==> flow/design.v <==
module axi4_slave #(
    parameter int          NUM_REGS   = 4     ,
    parameter integer      ID_WIDTH   = 4     ,
    parameter integer      ADDR_WIDTH = 32    ,
    parameter integer      DATA_WIDTH = 32    ,
    parameter logic [31:0] BASE_ADDR  = 32'h0
)(
    input  logic                     ACLK,
    input  logic                     ARESETN,
    input  logic [ID_WIDTH-1:0]       S_AXI_AWID     ,
    input  logic [ADDR_WIDTH-1:0]     S_AXI_AWADDR   ,
    input  logic [7:0]                S_AXI_AWLEN    ,
    input  logic [2:0]                S_AXI_AWSIZE   ,
    input  logic [1:0]                S_AXI_AWBURST  ,
    input  logic                      S_AXI_AWVALID  ,
    output logic                      S_AXI_AWREADY  ,
    input  logic [DATA_WIDTH-1:0]     S_AXI_WDATA    ,
    input  logic [(DATA_WIDTH/8)-1:0] S_AXI_WSTRB    ,
    input  logic                      S_AXI_WLAST    ,
    input  logic                      S_AXI_WVALID   ,
    output logic                      S_AXI_WREADY   ,
    output logic [ID_WIDTH-1:0]       S_AXI_BID      ,
    output logic [1:0]                S_AXI_BRESP    ,
    output logic                      S_AXI_BVALID   ,
    input  logic                      S_AXI_BREADY   ,
    input  logic [ID_WIDTH-1:0  ]     S_AXI_ARID     ,
    input  logic [ADDR_WIDTH-1:0]     S_AXI_ARADDR   ,
    input  logic [7:0]                S_AXI_ARLEN    ,
    input  logic [2:0]                S_AXI_ARSIZE   ,
    input  logic [1:0]                S_AXI_ARBURST  ,
    input  logic                      S_AXI_ARVALID  ,
    output logic                      S_AXI_ARREADY  ,
    output logic [ID_WIDTH-1:0  ]     S_AXI_RID      ,
    output logic [DATA_WIDTH-1:0]     S_AXI_RDATA    ,
    output logic [1:0]                S_AXI_RRESP    ,
    output logic                      S_AXI_RLAST    ,
    output logic                      S_AXI_RVALID   ,
    input  logic                      S_AXI_RREADY   ,
    output logic                      write_en        ,
    output logic                      read_en
);
localparam ADDR_LSB     = $clog2(DATA_WIDTH / 8);
localparam ADDR_INDEX_W = $clog2(NUM_REGS);
logic [DATA_WIDTH-1:0] regfile [NUM_REGS-1:0];  
logic [ADDR_INDEX_W-1:0] write_ptr;
typedef enum logic [1:0] {
    WR_IDLE,     
    WR_WAIT,     
    WR_DATA,     
    WR_RESP      
} wr_state_t;
wr_state_t wr_state, wr_next;
logic awc_hs, wc_hs; 
logic [ADDR_WIDTH-1:0]      addr_latch     ;
logic [ID_WIDTH-1:0]        awid_latch     ;
logic [7:0]  awlen_latch    ;
logic [2:0]  awsize_latch   ;
logic [1:0]  awburst_latch  ;
logic [DATA_WIDTH-1:0]      wdata_latch    ; 
logic [(DATA_WIDTH/8)-1:0]  wstrb_latch    ;
logic                       wlast_latch    ;
logic [ADDR_WIDTH-1:0]      awaddr_latch   ;
logic [11:0] wr_transfer_size, wr_wrap_start, wr_transfer_size_latch, wr_wrap_start_latch, wr_wrap_end, wr_wrap_end_latch;
assign wr_transfer_size = (awlen_latch + 1)*(2**awsize_latch);
assign wr_wrap_start    = (S_AXI_AWADDR/ wr_transfer_size) * wr_transfer_size;
assign wr_wrap_end      = wr_wrap_start + wr_transfer_size;
logic [7:0] wr_beat_count;  
logic awaddr_err, wstrb_err, wr_burst_err;
always_comb begin
    wr_next = wr_state;  
    case(wr_state)
        WR_IDLE : if (S_AXI_AWVALID || S_AXI_WVALID)                          wr_next = WR_WAIT;
        WR_WAIT : if (awc_hs && wc_hs)                                        wr_next = WR_DATA;
        WR_DATA : if (S_AXI_WLAST || wstrb_err || awaddr_err || wr_burst_err) wr_next = WR_RESP;
        WR_RESP : if (S_AXI_BREADY)                                           wr_next = WR_IDLE;
    endcase
end
always_ff @(posedge ACLK or negedge ARESETN) begin
    if (!ARESETN)
        wr_state <= WR_IDLE;
    else
        wr_state <= wr_next;
end
always_ff @(posedge ACLK or negedge ARESETN) begin
    if (!ARESETN) begin
        S_AXI_AWREADY          <=  0    ;
        awc_hs                 <= '0    ;
        awid_latch             <= '0    ;
        awlen_latch            <= '0    ;
        awsize_latch           <= '0    ;
        awburst_latch          <= '0    ;
        awaddr_err             <= '0    ;
        wr_burst_err           <= '0    ;
        S_AXI_WREADY           <=  0    ;
        wr_beat_count          <=  0    ;
        write_ptr              <= '0    ;  
        wc_hs                  <= '0    ;
        wr_transfer_size_latch <= '0    ;
        wr_wrap_start_latch    <= '0    ;
        wr_wrap_end_latch      <= '0    ;
        wstrb_err              <= '0    ;
        S_AXI_BID              <= '0    ;
        S_AXI_BVALID           <= '0    ;
        S_AXI_BRESP            <= 2'b00 ;
        for (int r = 0; r < NUM_REGS; r++)
            regfile[r]         <= '0    ;
    end
    else begin
        case(wr_state)
            WR_IDLE: begin
                S_AXI_AWREADY          <= '0;
                S_AXI_WREADY           <= '0;
                awc_hs                 <= '0;
                awid_latch             <= '0;
                awlen_latch            <= '0;
                awsize_latch           <= '0;
                awburst_latch          <= '0;
                write_ptr              <= '0;
                wr_transfer_size_latch <= '0;
                wr_wrap_start_latch    <= '0;
                wr_wrap_end_latch      <= '0;
                S_AXI_BID              <= '0;
                S_AXI_BRESP            <= '0;
                S_AXI_BVALID           <= '0;
                awaddr_err             <= '0;
                wr_burst_err           <= '0;
                wstrb_err              <= '0;
            end
            WR_WAIT: begin
                if(S_AXI_AWVALID) begin
                    S_AXI_AWREADY          <= 1'b1              ;
                    awc_hs                 <= 1'b1              ;
                    awid_latch             <= S_AXI_AWID        ;
                    awlen_latch            <= S_AXI_AWLEN       ;
                    awsize_latch           <= S_AXI_AWSIZE      ;
                    awburst_latch          <= S_AXI_AWBURST     ;
                    awaddr_latch           <= S_AXI_AWADDR      ;
                    write_ptr              <= S_AXI_AWADDR[4:2] ;
                    wr_transfer_size_latch <= wr_transfer_size  ;
                    wr_wrap_start_latch    <= wr_wrap_start     ;
                    wr_wrap_end_latch      <= wr_wrap_end       ;
                end
                S_AXI_WREADY <= 1'b1;
                if(S_AXI_WVALID) begin
                    wc_hs        <= 1'b1;
                end
            end
            WR_DATA: begin
                S_AXI_AWREADY <= 1'b0;  
                if(!(wstrb_err || awaddr_err || wr_burst_err) && wr_beat_count < awlen_latch + 1) begin
                    for (int i = 0; i < DATA_WIDTH/8; i++) begin
                        if (S_AXI_WSTRB[i])
                            regfile[write_ptr][8*i +: 8] <= S_AXI_WDATA[8*i +: 8];
                    end
                    wr_beat_count <= wr_beat_count + 1;
                    case(awburst_latch)  
                        2'b00: write_ptr <= write_ptr;       
                        2'b01: begin
                            if(write_ptr >= awlen_latch) begin
                                awaddr_err <= 1'b1;
                            end
                            else begin
                                write_ptr <= write_ptr + 1;   
                            end
                        end
                        2'b10: begin                         
                            if (write_ptr + 1 == wr_wrap_end_latch) begin
                                write_ptr <= wr_wrap_start_latch;
                            end
                            else begin
                                write_ptr <= write_ptr + 1;
                            end
                        end
                        2'b11:  wr_burst_err <= 1'b1;   
                    endcase
                end
                if(S_AXI_WSTRB == '0) begin
                    wstrb_err <= 1'b1;
                end
                if (wr_beat_count == 0) begin
                    if(!(awaddr_latch[1:0] == 2'b00)) begin
                        awaddr_err <= 1'b1;
                    end
                end
                if(wr_beat_count > 0) begin
                    if (write_ptr < awaddr_latch[ADDR_LSB +: ADDR_INDEX_W] || write_ptr > awaddr_latch[ADDR_LSB +: ADDR_INDEX_W] + (1 << ADDR_INDEX_W) - 1) begin
                        awaddr_err <=1'b1;
                    end
                end
            end
            WR_RESP: begin
                wr_beat_count <= '0;
                S_AXI_WREADY  <= 1'b0;
                S_AXI_BVALID  <= 1'b1;
                S_AXI_BID     <= awid_latch;
                S_AXI_BRESP  <= (awaddr_err)                ? 2'b11 :   
                                (wstrb_err || wr_burst_err) ? 2'b10 :   
                                                              2'b00 ;   
                if (S_AXI_BREADY && S_AXI_BVALID) begin
                    awc_hs        <= 1'b0;
                    wc_hs         <= 1'b0;
                    S_AXI_BVALID  <= 1'b0;
                    write_ptr     <= '0;
                end
            end
        endcase
    end
end
typedef enum logic [1:0] {
    RD_IDLE,     
    RD_WAIT,     
    RD_DATA      
} rd_state_t;
rd_state_t rd_state, rd_next;
logic ar_hs;
logic [7:0] rd_beat_count;
logic ar_err, r_burst_err;
always_comb begin
    rd_next = rd_state;
    case(rd_state)
        RD_IDLE: if (S_AXI_ARVALID)                               rd_next = RD_WAIT;
        RD_WAIT: if (ar_hs )                                      rd_next = RD_DATA;
        RD_DATA: if (rd_beat_count == 0 || ar_err || r_burst_err) rd_next = RD_IDLE;
    endcase
end
always_ff @(posedge ACLK or negedge ARESETN) begin
    if(!ARESETN) begin
        rd_state <= RD_IDLE;
    end
    else begin
        rd_state <= rd_next;
    end
end
logic [ADDR_INDEX_W-1:0] read_ptr;
logic [ADDR_WIDTH-1:0]  arid_latch    ;
logic [7:0]             arlen_latch   ;
logic [2:0]             arsize_latch  ;
logic [ADDR_WIDTH-1:0]  araddr_latch  ;
logic [1:0]             arburst_latch ;
logic                   rd_complete   ;
logic [11:0] rd_transfer_size, rd_wrap_start, rd_transfer_size_latch, rd_wrap_start_latch, rd_wrap_end, rd_wrap_end_latch;
assign rd_transfer_size = (arlen_latch + 1)*(2**arsize_latch);
assign rd_wrap_start    = (S_AXI_ARADDR/ rd_transfer_size) * rd_transfer_size;
assign rd_wrap_end      = rd_wrap_start + rd_transfer_size;
always_ff @(posedge ACLK or negedge ARESETN) begin
    if(!ARESETN) begin
        S_AXI_ARREADY <=  0   ;
        S_AXI_RID     <= '0   ;
        S_AXI_RDATA   <= '0   ;
        S_AXI_RRESP   <= 2'b00;
        S_AXI_RLAST   <=  0   ;
        S_AXI_RVALID  <=  0   ;
        read_ptr      <= '0   ;
        ar_hs         <=  0   ;
    end
    else begin
        case(rd_state)
            RD_IDLE: begin
                S_AXI_ARREADY          <=  0;
                S_AXI_RLAST            <=  0;
                S_AXI_RVALID           <=  0;
                ar_hs                  <=  0;
                arid_latch             <= '0;
                arlen_latch            <= '0;
                arsize_latch           <= '0;
                araddr_latch           <= '0;
                r_burst_err            <= '0;
                ar_err                 <= '0;
                arburst_latch          <= '0;
                read_ptr               <= '0;
                rd_beat_count          <= '0;
                rd_transfer_size_latch <= '0;
                rd_wrap_start_latch    <= '0;
                rd_wrap_end_latch      <= '0;
            end
            RD_WAIT: begin
                S_AXI_ARREADY          <= 1'b1              ;
                ar_hs                  <= 1'b1              ;
                arid_latch             <= S_AXI_ARID        ;
                arlen_latch            <= S_AXI_ARLEN       ;
                araddr_latch           <= S_AXI_ARADDR      ;
                arsize_latch           <= S_AXI_ARSIZE      ;
                arburst_latch          <= S_AXI_ARBURST     ;
                read_ptr               <= S_AXI_ARADDR[4:2] ;
                rd_beat_count          <= arlen_latch + 1   ;
                rd_transfer_size_latch <= rd_transfer_size  ;
                rd_wrap_start_latch    <= rd_wrap_start     ;   
                rd_wrap_end_latch      <= rd_wrap_end       ;
            end
            RD_DATA: begin
                S_AXI_ARREADY          <= 1'b0;
                if (rd_beat_count == arlen_latch + 1 && !(araddr_latch[1:0] == 2'b00)) begin
                    ar_err <= 1'b1;
                    if (S_AXI_RREADY) begin
                        S_AXI_RVALID <= 1'b1;
                        S_AXI_RLAST  <= 1'b1;
                        S_AXI_RID    <= arid_latch;
                        S_AXI_RRESP  <= 2'b11;
                    end
                end
                else if (rd_beat_count == arlen_latch && (read_ptr < araddr_latch[4:2] || read_ptr > araddr_latch[4:2] + 7)) begin
                    ar_err <= 1'b1;
                    if (S_AXI_RREADY) begin
                        S_AXI_RVALID <= 1'b1;
                        S_AXI_RLAST  <= 1'b1;
                        S_AXI_RID    <= arid_latch;
                        S_AXI_RRESP  <= 2'b11;
                    end
                end
                else if (arburst_latch == 2'b11) begin
                    r_burst_err <= 1'b1;
                    if (S_AXI_RREADY) begin
                        S_AXI_RVALID <= 1'b1;
                        S_AXI_RLAST  <= 1'b1;
                        S_AXI_RID    <= arid_latch;
                        S_AXI_RRESP  <= 2'b01;
                    end
                end
                else begin
                    if(rd_beat_count > 1 && S_AXI_RREADY) begin
                        S_AXI_RVALID <= 1'b1;
                        S_AXI_RDATA  <= regfile[read_ptr];
                        S_AXI_RID    <= arid_latch;
                        case(arburst_latch)
                            2'b00: read_ptr <= read_ptr;         
                            2'b01: 
                                if(read_ptr >= arlen_latch) begin
                                    ar_err <= 1'b1;
                                end
                                else begin 
                                read_ptr <= read_ptr + 1;     
                                end
                            2'b10:                               
                                if (read_ptr + 1 == rd_wrap_end_latch) begin
                                    read_ptr <= rd_wrap_start_latch;
                                end
                                else begin
                                    read_ptr <= read_ptr + 1;
                                end
                        endcase
                        rd_beat_count <= rd_beat_count - 1;
                    end
                    else if (rd_beat_count == 1 && S_AXI_RREADY) begin
                        S_AXI_RVALID <= 1'b1;
                        S_AXI_RLAST  <= 1'b1;
                        S_AXI_RDATA  <= regfile[read_ptr];
                        S_AXI_RID    <= arid_latch;
                        S_AXI_RRESP  <= (ar_err)      ? 2'b11 :   
                                        (r_burst_err) ? 2'b10 :   
                                                        2'b00 ;   
                        rd_beat_count <= 0;
                    end
                end
            end
        endcase
    end
end
assign write_en = awc_hs && wc_hs;
assign read_en  = ar_hs;
endmodule
# Tool chain data of axi4_slave
# Module axi4_slave before and after one edit of its RTL, step after step.
# "before" refers to lines of the RTL above, "after" to lines of the edited file.
# "delta": "after" minus "before" as printed here. "rel_change_pct": 100 x difference / "before".
# Cell names lack the library's common part.
# The mark - stands for no value.
# inputs
top_module,axi4_slave
clock_port,ACLK
lib,sky130hd
pvt_corner,tt_025C_1v80

# The edit
# Unified diff, file above to edited file.
# The edited RTL no longer does the same as the RTL above: the edit was made by script, with no optimisation intended.
# begin of diff
@@ -3,5 +3,5 @@
     parameter integer      ID_WIDTH   = 4     ,
     parameter integer      ADDR_WIDTH = 32    ,
-    parameter integer      DATA_WIDTH = 32    ,
+    parameter integer      DATA_WIDTH = 64    ,
     parameter logic [31:0] BASE_ADDR  = 32'h0
 )(
# end of diff

# Elaborated design
# Counts by Yosys on the flattened word-level netlist (proc, flatten, opt, wreduce). Print and check cells are left out.
# classes
element,before,after,delta,rel_change_pct
shifts,2,2,0,0.00
div_mod_pow,2,2,0,0.00
multipliers,4,4,0,0.00
reduce_and_logical,85,101,16,18.82
n_cmp,9,9,0,0.00
add_sub_neg,11,11,0,0.00
muxes,121,121,0,0.00
n_logic,3,3,0,0.00
eq_ne,54,54,0,0.00
# ops
cell,before,after,delta,rel_change_pct
4-bit AND reduction,19,35,16,84.21
32-bit two-way mux,2,0,-2,-100.00
64-bit two-way mux,0,2,2,-
8-bit zero test,2,3,1,50.00
4-bit zero test,1,0,-1,-100.00
32-bit case mux with 4-bit select,1,0,-1,-100.00
64-bit case mux with 4-bit select,0,1,1,-
1-bit two-way mux,34,34,0,0.00
2-bit two-way mux,31,31,0,0.00
2-bit inequality test with constant B,18,18,0,0.00
1-bit case mux with 2-bit select,13,13,0,0.00
2-bit equality test with constant B,11,11,0,0.00
1-bit logical OR,11,11,0,0.00
2-bit nonzero test,11,11,0,0.00
1-bit logical AND,7,7,0,0.00
4-bit two-way mux,7,7,0,0.00
8-bit two-way mux,7,7,0,0.00
2-bit case mux with 2-bit select,7,7,0,0.00
2-bit AND reduction,7,7,0,0.00
2-bit by 1-bit equality test with 1-bit output with constant B,6,6,0,0.00
2-bit zero test,6,6,0,0.00
4-bit inequality test with constant B,6,6,0,0.00
3-bit inequality test with constant B,5,5,0,0.00
3-bit AND reduction,5,5,0,0.00
1-bit NOT,3,3,0,0.00
4-bit case mux with 2-bit select,3,3,0,0.00
8-bit case mux with 2-bit select,3,3,0,0.00
6-bit AND reduction,3,3,0,0.00
# Not every row of either side is listed.
# word_totals
element,before,after,delta,rel_change_pct
reg_bits,281,442,161,57.30
out_inout_bits,52,84,32,61.54
in_bits,142,178,36,25.35

# Logic depth
# Longest topological path by Yosys (ltp), each cell counted once; first at word level (registers and memories cut), then after technology mapping (sequential cells cut; the memories' decode and read muxes count).
# logic_depth
element,before,after,delta,rel_change_pct
word_depth,10,10,0,0.00
ABC_AREA,0,0,-,-
mapped_depth,550,551,1,0.18

# Netlist
# Source: synth_stat.txt of the flow (Yosys; design flattened, memories mapped). It holds for the ABC_AREA given above (unset counts as 0); a run with the other value may have another netlist.
# synth_totals
element,before,after,delta,rel_change_pct
mapped_cells,8007,8617,610,7.62
mapped_area_mm2,0.0614139,0.0687472,0.0073333,11.94
n_buf,287,348,61,21.25
sequential_area_mm2,0.0073596,0.0113634,0.0040038,54.40
ffs,284,444,160,56.34
# by_type
cell,before,after,delta,rel_change_pct
mux2_2,258,427,169,65.50
dfrtp_1,232,392,160,68.97
nor2_1,731,842,111,15.18
o21ai_0,312,381,69,22.12
clkbuf_1,213,276,63,29.58
a21oi_1,461,510,49,10.63
nand2_1,741,696,-45,-6.07
o31ai_1,224,179,-45,-20.09
a222oi_1,34,64,30,88.24
o21a_1,433,407,-26,-6.00
nand3_1,167,193,26,15.57
xor2_1,125,149,24,19.20
a31oi_1,79,60,-19,-24.05
and2_1,107,92,-15,-14.02
a22o_1,40,53,13,32.50
a41oi_1,8,21,13,162.50
nand2b_1,120,108,-12,-10.00
a21boi_0,19,31,12,63.16
# Not every row of either side is listed.

# Worst setup path after synthesis
# Source: OpenSTA report_checks on the synthesized netlist (no wires, ideal clock, input and output delay 20% of the period each), path of least setup slack; recovery checks are left aside. Register names are those of the netlist, which keeps one name where synthesis merged equal registers.
# synth_timing
element,before,after,delta,rel_change_pct
kind,input to register,input to register,-,-
from,input port S_AXI_ARADDR[31],input port S_AXI_ARADDR[31],-,-
to,register rd_wrap_end_latch[11],register rd_wrap_end_latch[11],-,-
setup_slack_ns,61.565,62.731,1.166,-
t_first_pin_ns,40.000,40.000,0.000,0.00
path_stages,505,512,7,1.39
arrival_ns,138.168,137.011,-1.157,-0.84
t_required_ns,199.733,199.743,0.010,0.01
setup_ns,0.267,0.257,-0.010,-
delay_ns,98.435,97.268,-1.167,-1.19
n_path_buf,44,39,-5,-11.36
clock_period_ns,200.0,200.0,0.0,0.00
period_less_setup_slack_ns,138.435,137.269,-1.166,-0.84
# "delay_ns" is the arrival time less input delay plus setup time.
# "path_stages": output pins that drive a net of the path, with the launching flip-flop's if there is one; two outputs of one cell count as two.
# "period_less_setup_slack_ns" is the clock period less the worst setup slack; recovery checks do not enter. This is arithmetic on one report: input and output delays are still those of the set period (20% each).
# Between the ends stands the longest chain of elaborated cells between them, by number of cells; it is not shown to be the way that was timed. Of several equally long chains one is given.
# A line is the first line of the expression or statement that the cell stems from. Yosys adds cells for indexed reads and writes and turns some case tables into memories.
# synth_between_before
cell_sequence,ha_1 a21oi_1 ha_1 o21a_1 o21ai_0 nor3_1 mux2i_1 ha_1 o21a_1 o21ai_0 a21oi_1 nand2_1 nand2_1 o21ai_0 ha_1 o21a_1 o21a_1 o21a_1 [... 469 more ...] inv_1 o21bai_1 a21oi_1 xnor2_1 xnor2_1 xnor2_1 xnor2_1 xnor2_1 xor2_1 xnor2_1 xnor2_1 xnor2_1 xnor2_1 xnor2_1 xnor2_1 xnor2_1 nand2b_1 mux2i_1
elab_chain_len,4
cells_between,4
lines_between,3
# synth_lines_before
element,line,rtl
start: declaration,27,"input  logic [ADDR_WIDTH-1:0]     S_AXI_ARADDR   ,"
32-bit by 12-bit divider with 32-bit output,243,assign rd_wrap_start    = (S_AXI_ARADDR/ rd_transfer_size) * rd_transfer_size;
32-bit by 12-bit multiplier with 12-bit output,243,
12-bit adder,244,assign rd_wrap_end      = rd_wrap_start + rd_transfer_size;
12-bit case mux with 2-bit select,257,case(rd_state)
end: assignment,274,rd_wrap_end_latch      <= '0;
end: assignment,288,rd_wrap_end_latch      <= rd_wrap_end       ;
end: declaration,241,"logic [11:0] rd_transfer_size, rd_wrap_start, rd_transfer_size_latch, rd_wrap_start_latch, rd_wrap_end, rd_wra ..."
# synth_between_after
cell_sequence,ha_1 o211a_1 nand3_1 nor2_1 a21o_1 ha_1 o21a_1 nor2_1 nor3_1 nand2_1 o31a_1 or2_2 ha_1 o21a_1 o21a_1 o21ai_0 nor2_1 mux2_2 [... 476 more ...] a21oi_1 o21bai_1 a21oi_1 xnor2_1 xnor2_1 xnor2_1 xnor2_1 xnor2_1 xnor2_1 xnor2_1 xnor2_1 xnor2_1 xnor2_1 xnor2_1 xor2_1 xnor2_1 nand3_1 nor3b_1
elab_chain_len,4
cells_between,4
lines_between,3
# synth_lines_after
element,line,rtl
start: declaration,27,"input  logic [ADDR_WIDTH-1:0]     S_AXI_ARADDR   ,"
32-bit by 12-bit divider with 32-bit output,243,assign rd_wrap_start    = (S_AXI_ARADDR/ rd_transfer_size) * rd_transfer_size;
32-bit by 12-bit multiplier with 12-bit output,243,
12-bit adder,244,assign rd_wrap_end      = rd_wrap_start + rd_transfer_size;
12-bit case mux with 2-bit select,257,case(rd_state)
end: assignment,274,rd_wrap_end_latch      <= '0;
end: assignment,288,rd_wrap_end_latch      <= rd_wrap_end       ;
end: declaration,241,"logic [11:0] rd_transfer_size, rd_wrap_start, rd_transfer_size_latch, rd_wrap_start_latch, rd_wrap_end, rd_wra ..."

# Path in the finished layout
# Path of least setup slack in the final report of each run of pair 1 (OpenROAD, finished layout, wires in). Where an end is a register, its clock arrival counts in the times.
# layout_timing
element,before,after,delta,rel_change_pct
kind,input to register,input to register,-,-
from,input port S_AXI_AWADDR[31],input port S_AXI_AWADDR[31],-,-
to,register wr_wrap_end_latch[11],register wr_wrap_end_latch[11],-,-
path_stages,456,467,11,2.41
setup_ns,0.12,0.11,-0.01,-
arrival_ns,143.09,144.15,1.06,0.74
t_first_pin_ns,31.00,31.00,0.00,0.00
clock_period_ns,155.0,155.0,0.0,0.00
setup_slack_ns,12.35,11.28,-1.07,-
t_required_ns,155.44,155.44,0.00,0.00
n_path_buf,5,4,-1,-20.00
# Between the ends stands the longest chain of elaborated cells between them, by number of cells; it is not shown to be the way that was timed. Of several equally long chains one is given.
# At most two assigning lines are given for a register; there are more.
# layout_between_before
cell_sequence,clkdlybuf4s50_1 ha_1 o21ai_0 nor3_1 a31oi_1 a31oi_1 ha_1 o21ai_0 nand2b_1 and2_1 a21oi_1 a31oi_1 ha_1 o21a_1 o21a_1 o21a_1 o31ai_1 a22o_1 [... 420 more ...] inv_1 o21bai_1 a21oi_1 xnor2_1 xnor2_1 xnor2_1 xnor2_1 xnor2_1 xnor2_1 xnor2_1 xnor2_1 xnor2_1 xnor2_1 xnor2_1 xnor2_1 xnor2_1 xor2_1 o21ai_1
elab_chain_len,5
cells_between,5
lines_between,4
# layout_lines_before
element,line,rtl
start: declaration,11,"input  logic [ADDR_WIDTH-1:0]     S_AXI_AWADDR   ,"
32-bit by 12-bit divider with 32-bit output,65,assign wr_wrap_start    = (S_AXI_AWADDR/ wr_transfer_size) * wr_transfer_size;
32-bit by 12-bit multiplier with 12-bit output,65,
12-bit adder,66,assign wr_wrap_end      = wr_wrap_start + wr_transfer_size;
12-bit two-way mux,130,if(S_AXI_AWVALID) begin
12-bit case mux with 2-bit select,109,case(wr_state)
end: assignment,100,wr_wrap_end_latch      <= '0    ;
end: assignment,141,wr_wrap_end_latch      <= wr_wrap_end       ;
end: declaration,63,"logic [11:0] wr_transfer_size, wr_wrap_start, wr_transfer_size_latch, wr_wrap_start_latch, wr_wrap_end, wr_wra ..."
# layout_between_after
cell_sequence,clkdlybuf4s50_1 ha_1 o21bai_1 o21ai_0 o31ai_1 ha_1 o21a_1 nor4_1 nor2_1 o21ai_0 ha_1 nor2_1 a211oi_1 o211ai_1 a31o_2 and4_1 nor2_1 ha_1 [... 431 more ...] a21oi_1 o21bai_1 a21oi_1 xnor2_1 xnor2_1 xnor2_1 xnor2_1 xnor2_1 xnor2_1 xnor2_1 xnor2_1 xnor2_1 xnor2_1 xnor2_1 xnor2_1 xnor2_1 xnor2_1 a22o_1
elab_chain_len,5
cells_between,5
lines_between,4
# layout_lines_after
element,line,rtl
start: declaration,11,"input  logic [ADDR_WIDTH-1:0]     S_AXI_AWADDR   ,"
32-bit by 12-bit divider with 32-bit output,65,assign wr_wrap_start    = (S_AXI_AWADDR/ wr_transfer_size) * wr_transfer_size;
32-bit by 12-bit multiplier with 12-bit output,65,
12-bit adder,66,assign wr_wrap_end      = wr_wrap_start + wr_transfer_size;
12-bit two-way mux,130,if(S_AXI_AWVALID) begin
12-bit case mux with 2-bit select,109,case(wr_state)
end: assignment,100,wr_wrap_end_latch      <= '0    ;
end: assignment,141,wr_wrap_end_latch      <= wr_wrap_end       ;
end: declaration,63,"logic [11:0] wr_transfer_size, wr_wrap_start, wr_transfer_size_latch, wr_wrap_start_latch, wr_wrap_end, wr_wra ..."

# Layout results
# Runs of the flow (Yosys, OpenROAD) on both versions; the two runs of a pair have the same settings. The constraints put input and output delay at 20% of the set period each and load the outputs with 0.01 pF.
# flow_settings_pair_1
CORE_UTILIZATION,40
PLACE_DENSITY,0.6
period_ns,155.0
CAP_MARGIN,20
CORE_MARGIN,2
SLEW_MARGIN,20
# results_pair_1
element,before,after,delta,rel_change_pct
total_die_area_mm2,0.156685,0.175201,0.018516,11.82
post_route_util_pct,43.6,43.8,0.2,-
timing.achieved_period_ns,142.647,143.716,1.069,0.75
timing.hold.ws_ns,0.480,0.477,-0.003,-
finish.stdcell_area_mm2,0.0663662,0.0750345,0.0086683,13.06
setupTns_ns,0.000,0.000,0.000,-
worst_setup_slack_ns,12.353,11.284,-1.069,-
yosys.chip_area_mm2,0.0614139,0.0687472,0.0073333,11.94
# flow_settings_pair_2
ABC_AREA,0
CAP_MARGIN,10
CELL_PAD_IN_SITES_DETAIL_PLACEMENT,0
CELL_PAD_IN_SITES_GLOBAL_PLACEMENT,1
CORE_UTILIZATION,30
CTS_CLUSTER_SIZE,74
GPL_ROUTABILITY_DRIVEN,1
MAX_ROUTING_LAYER,met5
PLACE_DENSITY_LB_ADDON,0.1
TNS_END_PERCENT,25
period_ns,194.0
CORE_MARGIN,2
SLEW_MARGIN,20
# results_pair_2
element,before,after,delta,rel_change_pct
total_die_area_mm2,0.208347,0.233004,0.024657,11.83
post_route_util_pct,33.0,33.5,0.5,-
timing.achieved_period_ns,150.897,150.558,-0.339,-0.22
timing.hold.ws_ns,0.479,0.478,-0.001,-
finish.stdcell_area_mm2,0.0674059,0.0762706,0.0088647,13.15
setupTns_ns,0.000,0.000,0.000,-
worst_setup_slack_ns,43.103,43.442,0.339,-
yosys.chip_area_mm2,0.0614139,0.0687472,0.0073333,11.94
# By "timing.achieved_period_ns" is meant the clock period of the run minus its worst setup slack. This is arithmetic on one report: input and output delays are still those of the set period (20% each).
